==> flow/design.v <==
`timescale 1ns / 1ps
module mult_gen_0(
    CLK,
    A,
    B,
    P
);
input              CLK;
input      [7:0]   A;
input      [7:0]   B;
output     [7:0]   P;
reg [7:0]  a_reg;
reg [7:0]  b_reg;
reg [7:0]  p_reg0;
reg [7:0]  p_reg1;
assign P = p_reg1;
always @(posedge CLK) begin
    a_reg  <= A;
    b_reg  <= B;
    p_reg0 <= a_reg * b_reg;
    p_reg1 <= p_reg0;
end
endmodule
`timescale 1ns / 1ps
module pe(
clk, 
rst,
in_data, 
in_weight, 
in_psum,
in_data_update, 
in_weight_update, 
in_psum_update,
out_psum, 
out_psum_vld
    );
parameter WIDTH             = 8;
parameter PIPELINE_STAGE    = 3;
input                               clk;
input                               rst;
input   [WIDTH - 1 : 0]             in_data;
input   [WIDTH - 1 : 0]             in_weight;
input   [WIDTH - 1 : 0]         in_psum;
input                               in_data_update;
input                               in_weight_update;
input                               in_psum_update;
output  [WIDTH - 1 : 0]         out_psum;
output                              out_psum_vld;
reg     [WIDTH - 1 : 0]             in_data_reg;
reg     [WIDTH - 1 : 0]             in_weight_reg;
reg     [WIDTH - 1 : 0]             in_psum_reg;
wire                                in_update;
wire    [WIDTH - 1 : 0]         out_mult;
reg     [WIDTH - 1 : 0]         in_psum_pipeline        [0 : PIPELINE_STAGE - 1];
reg                                 out_psum_vld_pipeline   [0 : PIPELINE_STAGE];
integer i;
mult_gen_0 mult_unit (
  .CLK(clk),   
  .A(in_data_reg),       
  .B(in_weight_reg),       
  .P(out_mult)       
);
assign in_update = (in_data_update | in_weight_update | in_psum_update);
assign out_psum = in_psum_pipeline[PIPELINE_STAGE-1] + out_mult;
assign out_psum_vld = out_psum_vld_pipeline[PIPELINE_STAGE];
always @(posedge clk) begin
    if(rst) begin
        in_data_reg <= 0;
        in_weight_reg <= 0;
        in_psum_reg <= 0;
    end
    else begin
        if(in_data_update) begin
            in_data_reg <= in_data;
        end
        if(in_weight_update) begin
            in_weight_reg <= in_weight;
        end
        if(in_psum_update) begin
            in_psum_reg <= in_psum;
        end
    end
end
always @(posedge clk) begin
    if(rst) begin
        for(i = 0; i <= PIPELINE_STAGE; i = i + 1) begin: zero_init_out_psum_vld
            out_psum_vld_pipeline[i] <= 0;
        end 
    end
    else begin
        out_psum_vld_pipeline[0] <= in_update;
        for(i = 0; i < PIPELINE_STAGE; i = i + 1) begin: pipeline_stage_out_psum_vld
            out_psum_vld_pipeline[i+1] <= out_psum_vld_pipeline[i];
        end 
    end
end
always @(posedge clk) begin
    if(rst) begin
        for(i = 0; i <= PIPELINE_STAGE - 1; i = i + 1) begin: zero_init_in_psum
            in_psum_pipeline[i] <= 0;
        end 
    end
    else begin
        in_psum_pipeline[0] <= in_psum_reg;
        for(i = 0; i < PIPELINE_STAGE - 1; i = i + 1) begin: pipeline_stage_in_psum
            in_psum_pipeline[i+1] <= in_psum_pipeline[i];
        end 
    end
end
endmodule
`timescale 1ns / 1ps
module pmul(
clk,rst,
in_update,
in_data2,
in_data1,
in_data0,
in_weight2,
in_weight1,
in_weight0,
psum,
psum_vld
    );
    parameter WIDTH = 8;
    input clk;
    input rst;
    input [WIDTH-1:0] in_data2;
    input [WIDTH-1:0] in_data1;
    input [WIDTH-1:0] in_data0;
    input [WIDTH-1:0] in_weight2;
    input [WIDTH-1:0] in_weight1;
    input [WIDTH-1:0] in_weight0;
    input wire        in_update;
    output [WIDTH-1:0]psum;
    output            psum_vld;
    wire [2:0] out_psum_vld;
    wire [WIDTH-1:0] out_psum [0:2];
    assign psum = out_psum[2] + out_psum[1] + out_psum[0];
    assign psum_vld = (out_psum_vld == 3'b111);
    pe pe2( .clk(clk), .rst(rst), 
            .in_data(in_data2), .in_weight(in_weight2), .in_psum(0), 
            .in_data_update(in_update), .in_weight_update(in_update), .in_psum_update(in_update), 
            .out_psum(out_psum[2]), .out_psum_vld(out_psum_vld[2]));
    pe pe1( .clk(clk), .rst(rst), 
            .in_data(in_data1), .in_weight(in_weight1), .in_psum(0), 
            .in_data_update(in_update), .in_weight_update(in_update), .in_psum_update(in_update), 
            .out_psum(out_psum[1]), .out_psum_vld(out_psum_vld[1]));
    pe pe0( .clk(clk), .rst(rst), 
            .in_data(in_data0), .in_weight(in_weight0), .in_psum(0), 
            .in_data_update(in_update), .in_weight_update(in_update), .in_psum_update(in_update), 
            .out_psum(out_psum[0]), .out_psum_vld(out_psum_vld[0]));
endmodule
`timescale 1ns / 1ps
module pcore(
    clk,rst,
    in_update,  
    activate2,
    activate1,
    activate0,
    weight2,
    weight1,
    weight0,
    out_psum,
    out_psum_vld
    );
    parameter WIDTH = 8;
    input wire                      clk,rst,in_update;
    input  wire [3*WIDTH-1:0]       activate2;
    input  wire [3*WIDTH-1:0]       activate1;
    input  wire [3*WIDTH-1:0]       activate0;
    input  wire [3*WIDTH-1:0]       weight2;
    input  wire [3*WIDTH-1:0]       weight1;
    input  wire [3*WIDTH-1:0]       weight0;
    output wire [WIDTH-1:0]         out_psum;
    output wire                     out_psum_vld;
    wire        [WIDTH-1:0]         psum[0:2];
    wire        [2:0]               psum_vld;
    assign out_psum = psum[2] + psum[1] + psum[0];
    assign out_psum_vld = psum_vld[2] & psum_vld[1] & psum_vld[0];
    pmul #(.WIDTH(WIDTH))p2(.clk(clk), .rst(rst), 
         .in_update(in_update), 
         .in_data2(activate2[3*WIDTH-1:2*WIDTH]), .in_data1(activate2[2*WIDTH-1:1*WIDTH]), .in_data0(activate2[1*WIDTH-1:0]), 
         .in_weight2(weight2[3*WIDTH-1:2*WIDTH]), .in_weight1(weight2[2*WIDTH-1:1*WIDTH]), .in_weight0(weight2[1*WIDTH-1:0]), 
         .psum(psum[2]), .psum_vld(psum_vld[2]));
    pmul #(.WIDTH(WIDTH))p1(.clk(clk), .rst(rst), 
         .in_update(in_update), 
         .in_data2(activate1[3*WIDTH-1:2*WIDTH]), .in_data1(activate1[2*WIDTH-1:1*WIDTH]), .in_data0(activate1[1*WIDTH-1:0]), 
         .in_weight2(weight1[3*WIDTH-1:2*WIDTH]), .in_weight1(weight1[2*WIDTH-1:1*WIDTH]), .in_weight0(weight1[1*WIDTH-1:0]), 
         .psum(psum[1]), .psum_vld(psum_vld[1]));
    pmul #(.WIDTH(WIDTH))p0(.clk(clk), .rst(rst), 
         .in_update(in_update), 
         .in_data2(activate0[3*WIDTH-1:2*WIDTH]), .in_data1(activate0[2*WIDTH-1:1*WIDTH]), .in_data0(activate0[1*WIDTH-1:0]), 
         .in_weight2(weight0[3*WIDTH-1:2*WIDTH]), .in_weight1(weight0[2*WIDTH-1:1*WIDTH]), .in_weight0(weight0[1*WIDTH-1:0]), 
         .psum(psum[0]), .psum_vld(psum_vld[0]));
endmodule
`timescale 1ns / 1ps
module computing_core(
clk,rst,
load_done,
activate0,
activate1,
activate2,
weight0,
weight1,
weight2,
weight3,
out_psum0,
out_psum1,
out_psum2,
out_psum3,
out_psum_vld
    );
    parameter WIDTH = 8;
    input  wire                 clk,rst,load_done;
    input  wire  [9*WIDTH-1:0]   weight0,weight1,weight2,weight3;
    input  wire [3*WIDTH-1:0]   activate0;
    input  wire [3*WIDTH-1:0]   activate1;
    input  wire [3*WIDTH-1:0]   activate2;
    output wire [WIDTH-1:0]     out_psum0;
    output wire [WIDTH-1:0]     out_psum1;
    output wire [WIDTH-1:0]     out_psum2;
    output wire [WIDTH-1:0]     out_psum3;
    output wire                 out_psum_vld;
    wire [3:0]      psum_vld;
    assign out_psum_vld = psum_vld[0] & psum_vld[1] & psum_vld[2] & psum_vld[3];
    pcore #(.WIDTH(WIDTH))p0(.clk(clk), .rst(rst), .in_update(load_done),
            .activate2(activate0),
            .activate1(activate1),
            .activate0(activate2),
            .weight2({weight0[64+:8], weight0[56+:8], weight0[48+:8]}),
            .weight1({weight0[40+:8], weight0[32+:8], weight0[24+:8]}),
            .weight0({weight0[16+:8], weight0[8+:8],  weight0[0+:8]}),
            .out_psum(out_psum0), .out_psum_vld(psum_vld[0]));
    pcore #(.WIDTH(WIDTH))p1(.clk(clk), .rst(rst), .in_update(load_done),
            .activate2(activate0),
            .activate1(activate1),
            .activate0(activate2),
            .weight2({weight1[64+:8], weight1[56+:8], weight1[48+:8]}),
            .weight1({weight1[40+:8], weight1[32+:8], weight1[24+:8]}),
            .weight0({weight1[16+:8], weight1[8+:8] , weight1[0+:8]}),
            .out_psum(out_psum1), .out_psum_vld(psum_vld[1]));
    pcore #(.WIDTH(WIDTH))p2(.clk(clk), .rst(rst), .in_update(load_done),
            .activate2(activate0),
            .activate1(activate1),
            .activate0(activate2),
            .weight2({weight2[64+:8], weight2[56+:8], weight2[48+:8]}),
            .weight1({weight2[40+:8], weight2[32+:8], weight2[24+:8]}),
            .weight0({weight2[16+:8], weight2[8+:8] , weight2[0+:8]}),
            .out_psum(out_psum2), .out_psum_vld(psum_vld[2]));
    pcore #(.WIDTH(WIDTH))p3(.clk(clk), .rst(rst), .in_update(load_done),
            .activate2(activate0),
            .activate1(activate1),
            .activate0(activate2),
            .weight2({weight3[64+:8], weight3[56+:8], weight3[48+:8]}),
            .weight1({weight3[40+:8], weight3[32+:8], weight3[24+:8]}),
            .weight0({weight3[16+:8], weight3[8+:8] , weight3[0+:8]}),
            .out_psum(out_psum3), .out_psum_vld(psum_vld[3]));
endmodule
Appendix: tool output

-- Reports on computing_core
Each step is given for the RTL above and for the edited RTL.
"unedited" refers to lines of the RTL above, "edited" to lines of the edited file.
"difference" is "edited" less "unedited", of the values as shown; "relative change" is that difference over "unedited", in percent.
Operators: Yosys type, input widths -> output width; for muxes data width and select width s.
Cell names lack the library's common part.
Not given: --
- design top: computing_core
- clock: clk
- standard-cell library: sky130hd
- library corner: tt_025C_1v80

-- Edit of the RTL
The edit as a unified diff against the file above.
This change comes from a script, not from a designer. The edited design behaves differently; no optimisation was intended.
begin of diff
@@ -55,10 +55,13 @@
 reg                                 out_psum_vld_pipeline   [0 : PIPELINE_STAGE];
 integer i;
+wire [WIDTH - 1 : 0] out_mult_m, out_mult_s;
 mult_gen_0 mult_unit (
   .CLK(clk),   
   .A(in_data_reg),       
   .B(in_weight_reg),       
-  .P(out_mult)       
+  .P(out_mult_m)       
 );
+mult_gen_0 mult_unit_alt (.CLK(clk), .A(in_data_reg), .B(~in_weight_reg), .P(out_mult_s));
+assign out_mult = out_mult_m ^ out_mult_s;
 assign in_update = (in_data_update | in_weight_update | in_psum_update);
 assign out_psum = in_psum_pipeline[PIPELINE_STAGE-1] + out_mult;
end of diff

-- Word level
Source: Yosys, flattened and elaborated. Widths are those after wreduce; folded enables and synchronous resets count as part of the registers. Registers that Yosys merges into a memory's read port (data or address) are not register bits. Print and check cells do not count. Equal cells are merged and count once.
- bit counts (what ; unedited ; edited ; difference ; relative change (%)):
    register bits after elaboration ; 1300 ; 2164 ; +864 ; +66.46
    bits of input ports ; 363 ; 363 ; 0 ; 0.00
    output and inout bits ; 33 ; 33 ; 0 ; 0.00
    cells after elaboration ; 235 ; 451 ; +216 ; +91.91
- cells by class (what ; unedited ; edited ; difference ; relative change (%)):
    $add $sub $neg ; 32 ; 32 ; 0 ; 0.00
    $mul ; 36 ; 72 ; +36 ; +100.00
    equality and inequality tests ; 1 ; 1 ; 0 ; 0.00
    bitwise logic cells ; 0 ; 72 ; +72 ; --
- operator list (operator ; unedited ; edited ; difference ; relative change (%)):
    $mul 8x8->8 ; 36 ; 72 ; +36 ; +100.00
    $not 8->8 ; 0 ; 36 ; +36 ; --
    $xor 8x8->8 ; 0 ; 36 ; +36 ; --
    $add 8x8->8 ; 32 ; 32 ; 0 ; 0.00
    $eq 3x3->1 const B ; 1 ; 1 ; 0 ; 0.00

-- Longest topological paths
Depth = most cells in a row (Yosys ltp): at word level without a register or memory, in the mapped netlist without a sequential cell, where the memories' decode and read muxes count.
- depth (what ; unedited ; edited ; difference ; relative change (%)):
    depth in word-level cells ; 4 ; 5 ; +1 ; +25.00
    ABC_AREA ; 0 ; 0 ; -- ; --
    depth in mapped cells ; 16 ; 17 ; +1 ; +6.25

-- Mapped cells and area
Source: synth_stat.txt of the flow (Yosys; design flattened, memories mapped). It holds for the ABC_AREA given above (unset counts as 0); a run with the other value may have another netlist.
- cell types (cell type ; unedited ; edited ; difference ; relative change (%)):
    inv_1 ; 1029 ; 1944 ; +915 ; +88.92
    and2_1 ; 810 ; 1682 ; +872 ; +107.65
    dfxtp_1 ; 1300 ; 2164 ; +864 ; +66.46
    xnor2_1 ; 581 ; 1310 ; +729 ; +125.47
    ha_1 ; 608 ; 1184 ; +576 ; +94.74
    fa_1 ; 612 ; 1044 ; +432 ; +70.59
    nand2_1 ; 480 ; 910 ; +430 ; +89.58
    xor2_1 ; 64 ; 198 ; +134 ; +209.38
    clkbuf_1 ; 121 ; 231 ; +110 ; +90.91
    buf_2 ; 23 ; 105 ; +82 ; +356.52
    a21oi_1 ; 84 ; 156 ; +72 ; +85.71
    a21o_1 ; 78 ; 150 ; +72 ; +92.31
    buf_4 ; 40 ; 2 ; -38 ; -95.00
    xnor2_2 ; 7 ; 0 ; -7 ; -100.00
    nand2_2 ; 6 ; 0 ; -6 ; -100.00
    buf_6 ; 4 ; 0 ; -4 ; -100.00
    xnor3_1 ; 0 ; 4 ; +4 ; --
    buf_1 ; 0 ; 3 ; +3 ; --
The list need not be complete.
- mapped netlist (what ; unedited ; edited ; difference ; relative change (%)):
    cells in the netlist ; 6579 ; 11819 ; +5240 ; +79.65
    synthesis area (um^2) ; 69361.5 ; 121919.4 ; +52557.9 ; +75.77
    area of sequential cells (um^2) ; 26025.0 ; 43321.5 ; +17296.5 ; +66.46
    mapped flip-flops ; 1300 ; 2164 ; +864 ; +66.46
    buffers ; 188 ; 341 ; +153 ; +81.38
By module: a second synthesis without flattening, with its own total; a netlist apart from the flattened one above.
- second synthesis, totals (what ; unedited ; edited ; difference ; relative change (%)):
    cell total of the unflattened synthesis ; 11997 ; 17037 ; +5040 ; +42.01
    area (unflattened synthesis) (um^2) ; 130163.6 ; 187143.2 ; +56979.6 ; +43.78
Rows give one instance, submodules left out.
- modules, unedited (module ; instances ; cells ; area (um^2)):
    pe ; 36 ; 178 ; 1893.1
    mult_gen_0 ; 36 ; 134 ; 1526.5
    pmul (WIDTH=8) ; 12 ; 48 ; 441.7
    pcore (WIDTH=8) ; 4 ; 47 ; 437.9
    computing_core ; 1 ; 1 ; 8.8
- modules, edited (module ; instances ; cells ; area (um^2)):
    mult_gen_0 ; 72 ; 134 ; 1526.5
    pe ; 36 ; 184 ; 1949.4
    pmul (WIDTH=8) ; 12 ; 48 ; 441.7
    pcore (WIDTH=8) ; 4 ; 47 ; 437.9
    computing_core ; 1 ; 1 ; 8.8

-- Worst setup path after synthesis
OpenSTA on the mapped netlist: ideal clock, no wires. The path of least setup slack (recovery checks aside). Input and output delay are each 20% of the period. Register names are those of the netlist, which keeps one name where synthesis merged equal registers.
- timing path post-synthesis (what ; unedited ; edited ; difference ; relative change (%)):
    kind ; register to output ; register to output ; -- ; --
    from ; register p3.p2.pe0.mult_unit.p_reg1[2] ; register p1.p2.pe2.mult_unit_alt.p_reg1[3] ; -- ; --
    to ; output port out_psum3[6] ; output port out_psum1[7] ; -- ; --
    clock period (ns) ; 6.5 ; 6.5 ; 0.0 ; 0.00
    external output delay (ns) ; 1.300 ; 1.300 ; 0.000 ; 0.00
    launch time at the first pin (ns) ; 0.000 ; 0.000 ; 0.000 ; --
    arrival time (ns) ; 3.485 ; 3.711 ; +0.226 ; +6.48
    slack (ns) ; 1.715 ; 1.489 ; -0.226 ; --
    path delay (ns) ; 3.485 ; 3.711 ; +0.226 ; +6.48
    stages ; 13 ; 15 ; +2 ; +15.38
    path buffers ; 0 ; 0 ; 0 ; --
    synthesis period reached (ns) ; 4.785 ; 5.011 ; +0.226 ; +4.72
"path delay" is the arrival time less input delay plus setup time.
A path that ends at an output port has no setup time.
"stages" counts driving pins, that of a launching flip-flop among them; a cell with two outputs on the path counts twice.
"synthesis period reached" is the clock period less the worst setup slack; recovery checks do not enter. This is arithmetic on one report: input and output delays are still those of the set period (20% each).
The rows between start and end are the longest chain of elaborated cells between them; the timing report does not say that the signal goes this way. Where chains are equally long, one stands for them.
Each line given opens the expression or statement behind the cell; cells for indexed reads and writes are added by Yosys, which also makes memories of some case tables.
On the way, post-synthesis, unedited:
- path through: dfxtp_1 -> fa_1 -> fa_1 -> fa_1 -> inv_1 -> fa_1 -> inv_1 -> ha_1 -> fa_1 -> a21oi_1 -> nor2_1 -> nor2_1 -> xnor2_1
- noted cells in the longest elaborated chain: 3
- RTL lines, path post-synthesis, unedited (what ; RTL line ; text):
    from (decl) ; 15 ; reg [7:0]  p_reg1;
    from (assign) ; 21 ; p_reg1 <= p_reg0;
    $add 8x8->8 ; 138 ; assign psum = out_psum[2] + out_psum[1] + out_psum[0];
    $add 8x8->8 x2 ; 178 ; assign out_psum = psum[2] + psum[1] + psum[0];
    to (decl) ; 222 ; output wire [WIDTH-1:0]     out_psum3;
On the way, post-synthesis, edited:
- path through: dfxtp_1 -> xnor2_1 -> fa_1 -> inv_1 -> fa_1 -> fa_1 -> inv_1 -> fa_1 -> inv_1 -> ha_1 -> a21o_1 -> a21oi_1 -> o21bai_1 -> a21oi_1 -> xnor3_1
- noted cells in the longest elaborated chain: 5
- RTL lines, path post-synthesis, edited (what ; RTL line ; text):
    from (decl) ; 15 ; reg [7:0]  p_reg1;
    from (assign) ; 21 ; p_reg1 <= p_reg0;
    $xor 8x8->8 ; 65 ; assign out_mult = out_mult_m ^ out_mult_s;
    $add 8x8->8 x2 ; 141 ; assign psum = out_psum[2] + out_psum[1] + out_psum[0];
    $add 8x8->8 x2 ; 181 ; assign out_psum = psum[2] + psum[1] + psum[0];
    to (decl) ; 223 ; output wire [WIDTH-1:0]     out_psum1;

-- Worst path after layout
Path of least setup slack in the final report of each run of set A (OpenROAD, finished layout, wires in). Where an end is a register, its clock arrival counts in the times.
- timing path post-layout (what ; unedited ; edited ; difference ; relative change (%)):
    kind ; register to output ; register to output ; -- ; --
    from ; register p2.p0.pe0.mult_unit.p_reg1[2] ; register p2.p2.pe2.mult_unit_alt.p_reg1[2] ; -- ; --
    to ; output port out_psum2[4] ; output port out_psum2[6] ; -- ; --
    clock period (ns) ; 6.5 ; 6.5 ; 0.0 ; 0.00
    external output delay (ns) ; 1.30 ; 1.30 ; 0.00 ; 0.00
    launch time at the first pin (ns) ; 0.77 ; 0.96 ; +0.19 ; +24.68
    arrival time (ns) ; 4.93 ; 5.14 ; +0.21 ; +4.26
    slack (ns) ; 0.27 ; 0.06 ; -0.21 ; --
    stages ; 14 ; 18 ; +4 ; +28.57
    path buffers ; 1 ; 2 ; +1 ; +100.00
The rows between start and end are the longest chain of elaborated cells between them; the timing report does not say that the signal goes this way. Where chains are equally long, one stands for them.
On the way, post-layout, unedited:
- path through: dfxtp_1 -> inv_1 -> fa_1 -> inv_1 -> fa_1 -> fa_1 -> inv_1 -> fa_1 -> inv_1 -> ha_1 -> inv_1 -> fa_1 -> xnor2_1 -> clkdlybuf4s50_1
- noted cells in the longest elaborated chain: 2
- RTL lines, path post-layout, unedited (what ; RTL line ; text):
    from (decl) ; 15 ; reg [7:0]  p_reg1;
    from (assign) ; 21 ; p_reg1 <= p_reg0;
    $add 8x8->8 ; 138 ; assign psum = out_psum[2] + out_psum[1] + out_psum[0];
    $add 8x8->8 ; 178 ; assign out_psum = psum[2] + psum[1] + psum[0];
    to (decl) ; 221 ; output wire [WIDTH-1:0]     out_psum2;
On the way, post-layout, edited:
- path through: dfxtp_1 -> xnor2_2 -> fa_1 -> inv_1 -> fa_1 -> fa_1 -> inv_1 -> fa_1 -> inv_1 -> ha_1 -> inv_1 -> fa_1 -> inv_1 -> a21o_1 -> a21oi_1 -> xnor2_1 -> buf_4 -> clkdlybuf4s15_2
- noted cells in the longest elaborated chain: 5
- RTL lines, path post-layout, edited (what ; RTL line ; text):
    from (decl) ; 15 ; reg [7:0]  p_reg1;
    from (assign) ; 21 ; p_reg1 <= p_reg0;
    $xor 8x8->8 ; 65 ; assign out_mult = out_mult_m ^ out_mult_s;
    $add 8x8->8 x2 ; 141 ; assign psum = out_psum[2] + out_psum[1] + out_psum[0];
    $add 8x8->8 x2 ; 181 ; assign out_psum = psum[2] + psum[1] + psum[0];
    to (decl) ; 224 ; output wire [WIDTH-1:0]     out_psum2;

-- Flow runs
Runs of the flow (Yosys, OpenROAD) on both versions; the two runs of a pair have the same settings. The constraints put input and output delay at 20% of the set period each and load the outputs with 0.01 pF.
Flow settings, set A:
- noted CORE_UTILIZATION: 40
- noted period_ns: 6.5
- noted CAP_MARGIN: 20
- CORE_MARGIN: 2
- SLEW_MARGIN: 20
- final reports, set A (what ; unedited ; edited ; difference ; relative change (%)):
    Yosys chip area after synthesis (um^2) ; 69361.5 ; 121919.4 ; +52557.9 ; +75.77
    area inside the die boundary (um^2) ; 176749.0 ; 309231.0 ; +132482.0 ; +74.95
    area of the standard cells in the finished layout (um^2) ; 80721.2 ; 138948.0 ; +58226.8 ; +72.13
    final utilization (%) ; 47.0 ; 45.9 ; -1.1 ; --
    worst setup slack after layout (ns) ; 0.271 ; 0.063 ; -0.208 ; --
    total negative setup slack (ns) ; 0.000 ; 0.000 ; 0.000 ; --
    total design power (W) ; 0.022986 ; 0.07183 ; +0.048844 ; +212.49
    clock period reached (ns) ; 6.229 ; 6.437 ; +0.208 ; +3.34
Flow settings, set B:
- ABC_AREA at 0
- noted CAP_MARGIN: 0
- noted CORE_ASPECT_RATIO: 0.82
- noted CORE_UTILIZATION: 33
- CTS_CLUSTER_SIZE at 44
- PLACE_DENSITY_LB_ADDON at 0.13
- noted period_ns: 7.26
- CORE_MARGIN: 2
- SLEW_MARGIN: 20
- final reports, set B (what ; unedited ; edited ; difference ; relative change (%)):
    Yosys chip area after synthesis (um^2) ; 69361.5 ; 121919.4 ; +52557.9 ; +75.77
    area inside the die boundary (um^2) ; 213889.0 ; 374354.0 ; +160465.0 ; +75.02
    area of the standard cells in the finished layout (um^2) ; 81349.3 ; 139569.0 ; +58219.7 ; +71.57
    final utilization (%) ; 38.9 ; 37.9 ; -1.0 ; --
    worst setup slack after layout (ns) ; 0.565 ; 0.193 ; -0.372 ; --
    total negative setup slack (ns) ; 0.000 ; 0.000 ; 0.000 ; --
    total design power (W) ; 0.020531 ; 0.060115 ; +0.039584 ; +192.80
    clock period reached (ns) ; 6.695 ; 7.067 ; +0.372 ; +5.56
"clock period reached" is the run's clock period less its worst setup slack. It is reckoned from that one timing run; input and output delays stay at 20% of the period that was set.
"total design power" rests on the timing tool's default activity at the inputs, not on a simulated workload.
